==> flow/design.v <==
`timescale 1ns / 1ps
module SimpleCPU(clk, rst, data_fromRAM, wrEn, addr_toRAM, data_toRAM, pCounter);
parameter SIZE = 10;
input clk, rst;
input wire [31:0] data_fromRAM;
output reg wrEn;
output reg [SIZE-1:0] addr_toRAM;
output reg [31:0] data_toRAM;
output reg [SIZE-1:0] pCounter;
reg [ 3:0] opcode, opcodeNext;
reg [13:0] operand1, operand2, operand1Next, operand2Next;
reg [SIZE-1:0]   pCounterNext;
reg [31:0] num1, num2, num1Next, num2Next;
reg [ 3:0] state, stateNext;
always @(posedge clk)begin
	state    <= stateNext;
	pCounter <= pCounterNext;
	opcode   <= opcodeNext;
	operand1 <= operand1Next;
	operand2 <= operand2Next;
	num1     <= num1Next;
	num2     <= num2Next;
end
always @*begin
	stateNext    = state;
	pCounterNext = pCounter;
	opcodeNext   = opcode;
	operand1Next = operand1;
	operand2Next = operand2;
	num1Next     = num1;
	num2Next     = num2;
	addr_toRAM   = 0;
	wrEn         = 0;
	data_toRAM   = 0;
if(rst)
	begin
	stateNext    = 0;
	pCounterNext = 0;
	opcodeNext   = 0;
	operand1Next = 0;
	operand2Next = 0;
	num1Next     = 0;
	num2Next     = 0;
	addr_toRAM   = 0;
	wrEn         = 0;
	data_toRAM   = 0;
	end
else 
	case(state)                       
		0: begin											 
			pCounterNext = pCounter;
			opcodeNext   = opcode;
			operand1Next = 0;
			operand2Next = 0;
			addr_toRAM   = pCounter;
			num2Next     = 0;
			wrEn         = 0;
			data_toRAM   = 0;
			stateNext    = 1;
		end 
		1:begin                    
			pCounterNext = pCounter;
			opcodeNext   = {data_fromRAM[28], data_fromRAM[31:29]};
			operand1Next = data_fromRAM[27:14];
			operand2Next = data_fromRAM[13:0];
			addr_toRAM   = operand1Next;
			num1Next     = data_fromRAM;
			wrEn         = 0;
			data_toRAM   = 0;
			if( {data_fromRAM[28], data_fromRAM[31:29]} == 4'b0101 ) 	begin
				stateNext = 5;
				addr_toRAM = data_fromRAM[13:0];
				num1Next = operand1;
			end
			else if( {data_fromRAM[28], data_fromRAM[31:29]} == 4'b1101 ) 	begin
				stateNext = 6;
				addr_toRAM = data_fromRAM[27:14];
				num1Next = operand1;
			end
			else if(data_fromRAM[28] == 0 )  
				stateNext = 2;  
			else 
				stateNext = 3;
		end
		2: begin          
			pCounterNext = pCounter;
			opcodeNext   = opcode;
			operand1Next = operand1;
			operand2Next = operand2;
			addr_toRAM   = operand2;
			num1Next     = data_fromRAM;
			wrEn         = 0;
			data_toRAM   = operand2;
			stateNext = 3;
		end
		3: begin            
			pCounterNext = pCounter + 1;
			opcodeNext = opcode;
			operand1Next = operand1;
			operand2Next = operand2;
			addr_toRAM = operand1;
			num1Next = num1;
			wrEn = 1;
			stateNext = 0;
			case(opcode)                       
				4'b0000: data_toRAM = num1Next + data_fromRAM;  
				4'b1000: data_toRAM = data_fromRAM + operand2;  
				4'b0001: data_toRAM = ~(num1Next & data_fromRAM);  
				4'b1001: data_toRAM = ~(data_fromRAM & operand2);  
				4'b0010: begin 
					if(data_fromRAM < 32)
						data_toRAM = num1 >> data_fromRAM; 
					else
						data_toRAM = num1 << (data_fromRAM - 32); 
				end
				4'b1010: begin 
					if(operand2 < 32)
						data_toRAM = data_fromRAM >> operand2; 
					else
						data_toRAM = data_fromRAM << (operand2 - 32); 
				end
				4'b0011: data_toRAM = num1Next < data_fromRAM;  
				4'b1011: data_toRAM = data_fromRAM < operand2;  
				4'b0100: data_toRAM = data_fromRAM;  
				4'b1100: data_toRAM = operand2;  
				4'b0101: begin 
					data_toRAM = data_fromRAM;
					addr_toRAM = operand1;
					wrEn = 1;
				end
				4'b1101: begin  
					num2Next = data_fromRAM;
					addr_toRAM = num2;
					data_toRAM = data_fromRAM;
					wrEn = 1;
				end
				4'b0110: begin  
					if(data_fromRAM == 0)
						pCounterNext = num1;
					else
						pCounterNext = pCounter + 1;
					wrEn = 0;
				end
				4'b1110: begin
					pCounterNext = data_fromRAM + operand2;  
					wrEn = 0;
				end
				4'b0111: data_toRAM = num1Next * data_fromRAM;  
				4'b1111: data_toRAM = data_fromRAM * operand2;  
			endcase 
		end
		4:begin                    
			pCounterNext = pCounter + 1;
			opcodeNext   = 4'b0100;
			operand1Next = operand1;
			operand2Next = operand2;
			data_toRAM	 = num2;
			wrEn         = 1; 
			stateNext 	 = 0; 
			if(opcode == 4'b0101)
				addr_toRAM   = operand1;
			else if (opcode == 4'b1101)
				addr_toRAM   = num1 ;
		end
		5: begin      
			pCounterNext = pCounter;
			opcodeNext   = opcode;
			operand1Next = operand1;
			operand2Next = operand2;
			addr_toRAM   = data_fromRAM;
			num1Next     = data_fromRAM;
			wrEn         = 0;
			data_toRAM   = operand2;
			stateNext = 3;
		end
		6: begin      
			pCounterNext = pCounter;
			opcodeNext   = opcode;
			operand1Next = operand1;
			operand2Next = operand2;
			addr_toRAM   = data_fromRAM;
			num1Next     = data_fromRAM;
			num2Next     = data_fromRAM;
			wrEn         = 0;
			data_toRAM   = operand2;
			stateNext = 2;
		end
		default: begin
			stateNext    = 0;
			pCounterNext = 0;
			opcodeNext   = 0;
			operand1Next = 0;
			operand2Next = 0;
			num1Next     = 0;
			num2Next     = 0;
			addr_toRAM   = 0;
			wrEn         = 0;
			data_toRAM   = 0;
		end
	endcase
end
endmodule
; Step by step through the tools: SimpleCPU
; What the tools print for SimpleCPU, step after step.
; Line numbers count from 1 in the design file above.
; Operators carry their Yosys type and port widths (W data, S select, Z words).
; Cell names lack the library's common part.
; The mark - stands for no value.
[setup]
top = SimpleCPU
clock = clk
cell_library = sky130hd
corner = tt_025C_1v80

; Word-level counts
; Source: Yosys, flattened and elaborated, memories not mapped. Widths are those after wreduce. Registers that Yosys merges into a memory's read port (data or address) are not register bits. Print and check cells do not count. Equal cells are merged and count once.
[word_totals]
register_bits = 110
inputBits = 34
out_inout_bits = 53
wordCells = 96
[classes]
addsub = 5
n_mul = 2
cmp = 4
eq_ne = 24
shifts = 4
mux = 29
logic = 5
reduce_logical = 16
[op_table]
columns = cell, n
row1 = $mul A32 B32 Y32, 1
row2 = $mul A32 B14 Y32, 1
row3 = $pmux W32 S13, 1
row4 = $pmux W32 S3, 3
row5 = $mux W32, 6
row6 = $shl A32 B32 Y32, 2
row7 = $not A32 Y32, 2
row8 = $pmux W10 S6, 1
row9 = $pmux W10 S3, 2
row10 = $pmux W14 S2, 2
row11 = $mux W10, 5
row12 = $eq A4 B4 Y1 const B, 9
row13 = $add A32 B14 Y32, 1
row14 = $lt A32 B14 Y1, 1
row15 = $and A32 B14 Y32, 1
row16 = $shr A32 B14 Y32, 1
row17 = $add A32 B32 Y32, 1
row18 = $lt A32 B32 Y1, 1
row19 = $and A32 B32 Y32, 1
row20 = $shr A32 B32 Y32, 1
row21 = $sub A32 B6 Y32 const B, 1
row22 = $lt A32 B6 Y1 const B, 1
row23 = $logic_not A32 Y1, 1
row24 = $eq A4 B3 Y1 const B, 8
row25 = $pmux W10 S2, 1
row26 = $eq A4 B2 Y1 const B, 4
row27 = $sub A14 B6 Y15 const B, 1
row28 = $reduce_or A15 Y1, 1
; Other operator kinds: 17; their cells: 28.

; Depth
; Longest topological path by Yosys (ltp), each cell counted once; first at word level (registers and memories cut), then after technology mapping (sequential cells cut; the memories' decode and read muxes count).
[logic_depth]
depth_word = 6
abc_area = 1
depth_mapped = 36
mapped_depth_nobuf = 33

; Mapped cells and area
; The flow's flattened synthesis, as Yosys stat reports it; memories are mapped. The netlist is that of the ABC_AREA named above (0 if unset); the other value can give another one.
; The area totals of this step are shown rounded.
[synth_totals]
cells = 6561
synth_area_mm2 = 0.0433
ff_cells = 90
n_buf = 390
[types]
columns = cell, n, area_total_um2
row1 = fa_1, 682, 1.37E+04
row2 = nand2_1, 1719, 6.45E+03
row3 = inv_1, 1392, 5.23E+03
row4 = ha_1, 277, 3.47E+03
row5 = nand3_1, 370, 1.85E+03
row6 = dfxtp_1, 90, 1.8E+03
row7 = o21ai_0, 350, 1751.68
row8 = a21oi_1, 338, 1.69E+03
row9 = nor2_1, 298, 1.12E+03
row10 = clkbuf_1, 244, 915.878
row11 = xor2_1, 67, 586.813
row12 = xnor2_1, 58, 507.987
row13 = nand4_1, 70, 437.92
row14 = o22ai_1, 65, 406.64
row15 = buf_1, 83, 311.549
row16 = a31oi_1, 39, 243.984
row17 = o211ai_1, 30, 225.216
row18 = buf_2, 41, 205.197
; Not listed: further types 47, cells in them 348.

; Path before layout
; Path of least setup slack by OpenSTA after synthesis, without wires, with an ideal clock, recovery checks aside; 20% of the period is set as input and as output delay. Where synthesis merged equal registers, the netlist keeps one of their names.
[synth_path]
path_type = input to output
start = in data_fromRAM[3]
end = out data_toRAM[29]
period_ns = 14.0
output_delay_ns = 2.800
t_arrival_ns = 9.426
path_slack_ns = 1.774
path_delay_ns = 6.626
driving_pins = 30
n_path_buf = 3
synth_period_reached_ns = 12.226
; "path_delay_ns" is the arrival time less input delay plus setup time.
; At an output port there is no setup time.
; "driving_pins": output pins that drive a net of the path, with the launching flip-flop's if there is one; two outputs of one cell count as two.
; "synth_period_reached_ns" = period - worst setup slack (recovery checks aside). The figure is calculated, with input and output delays left at 20% of the set period.
[synth_between]
cell_sequence = clkbuf_1 > clkbuf_1 > buf_1 > nand2_1 > inv_1 > fa_1 > inv_1 > fa_1 > fa_1 > fa_1 > inv_1 > fa_1 > inv_1 > fa_1 > inv_1 > fa_1 > fa_1 > ha_1 > a21oi_1 > o21ai_0 > o21bai_1 > a21o_1 > a21boi_0 > o21ai_0 > o21ai_0 > a21oi_1 > nor2_1 > nand3_1 > nand2_1 > inv_1
[synth_lines]
columns = element, line_no
row1 = start: declaration, 5  ; input wire [31:0] data_fromRAM;
row2 = end: declaration, 8  ; output reg [31:0] data_toRAM;
; Chain of elaborated cells between the ends: none given.

; Timing after layout
; From the final timing report of record 1: the path of least setup slack in the routed layout; clock arrival at registers is part of the times.
[layout_path]
path_type = input to output
start = in data_fromRAM[4]
end = out data_toRAM[22]
period_ns = 14.0
output_delay_ns = 2.80
t_arrival_ns = 10.81
path_slack_ns = 0.39
driving_pins = 31
n_path_buf = 2
[layout_between]
cell_sequence = buf_2 > ha_1 > fa_1 > inv_1 > fa_1 > fa_1 > inv_1 > fa_1 > ha_1 > ha_1 > inv_1 > fa_1 > inv_1 > fa_1 > ha_1 > nand2_1 > o21ai_0 > inv_1 > nor2_1 > nor2_1 > o21ai_0 > a21boi_0 > nor2_1 > nor2_1 > xor2_1 > o211ai_1 > a21oi_1 > nand3_1 > nand2_1 > inv_1 > clkdlybuf4s50_1
[layout_lines]
columns = element, line_no
row1 = start: declaration, 5  ; input wire [31:0] data_fromRAM;
row2 = end: declaration, 8  ; output reg [31:0] data_toRAM;
; Chain of elaborated cells between the ends: none given.

; 5 stored runs of SimpleCPU in the flow (synthesis by Yosys, layout by OpenROAD, sky130hd cells), in arbitrary order. Constraints: input delay and output delay 20% of the set period each, output load 0.01 pF.
; By "power.total_uw" is meant OpenSTA's value without simulated activity: inputs other than the clock are taken to toggle once in ten clock periods, and the tool carries that through the logic.
; Results are given in rounded form.

[record 1: settings]
ABC_AREA = 1
CTS_CLUSTER_DIAMETER = 196
HOLD_SLACK_MARGIN = 0.3
period_ns = 14.0
CAP_MARGIN = 20
CORE_MARGIN = 2
CORE_UTILIZATION = 40
SLEW_MARGIN = 20
[record 1: results]
yosys.chip_area_mm2 = 0.0433
dieArea_mm2 = 0.111
layout_stdcell_area_mm2 = 0.0459
ws_setup_ns = 0.392
final_setup_tns_ns = 0.000
final_hold_ws_ns = 0.467
power.total_uw = 2670

[record 2: settings]
CAP_MARGIN = 5
CORE_UTILIZATION = 28
GPL_ROUTABILITY_DRIVEN = 1
PLACE_DENSITY_LB_ADDON = 0.12
SETUP_SLACK_MARGIN = 0.36
SLEW_MARGIN = 30
TNS_END_PERCENT = 30
period_ns = 8.92
CORE_MARGIN = 2
[record 2: results]
yosys.chip_area_mm2 = 0.0414
dieArea_mm2 = 0.151
layout_stdcell_area_mm2 = 0.054
ws_setup_ns = -1.72
final_setup_tns_ns = -33.2
final_hold_ws_ns = 0.455
power.total_uw = 4300

[record 3: settings]
CAP_MARGIN = 30
CELL_PAD_IN_SITES_DETAIL_PLACEMENT = 1
CORE_ASPECT_RATIO = 0.95
CORE_MARGIN = 4
CORE_UTILIZATION = 43
CTS_CLUSTER_DIAMETER = 325
CTS_CLUSTER_SIZE = 93
GPL_ROUTABILITY_DRIVEN = 0
MAX_ROUTING_LAYER = met4
MIN_ROUTING_LAYER = met2
PLACE_DENSITY = 0.66
SLEW_MARGIN = 0
TNS_END_PERCENT = 85
period_ns = 14.0
[record 3: results]
outcome = stopped before the end: routing reported GRT-0116

[record 4: settings]
MAX_ROUTING_LAYER = met4
MIN_ROUTING_LAYER = met2
period_ns = 14.0
CAP_MARGIN = 20
CORE_MARGIN = 2
CORE_UTILIZATION = 40
SLEW_MARGIN = 20
[record 4: results]
outcome = stopped before the end: routing reported GRT-0116

[record 5: settings]
ABC_AREA = 0
CAP_MARGIN = 35
CELL_PAD_IN_SITES_DETAIL_PLACEMENT = 1
CORE_ASPECT_RATIO = 0.56
CTS_CLUSTER_DIAMETER = 59
GPL_ROUTABILITY_DRIVEN = 0
GPL_TIMING_DRIVEN = 0
HOLD_SLACK_MARGIN = 0.12
MAX_ROUTING_LAYER = met5
SETUP_SLACK_MARGIN = 0.89
TNS_END_PERCENT = 100
period_ns = 8.02
CORE_MARGIN = 2
CORE_UTILIZATION = 40
SLEW_MARGIN = 20
[record 5: results]
outcome = stopped before the end: routing reported GRT-0232
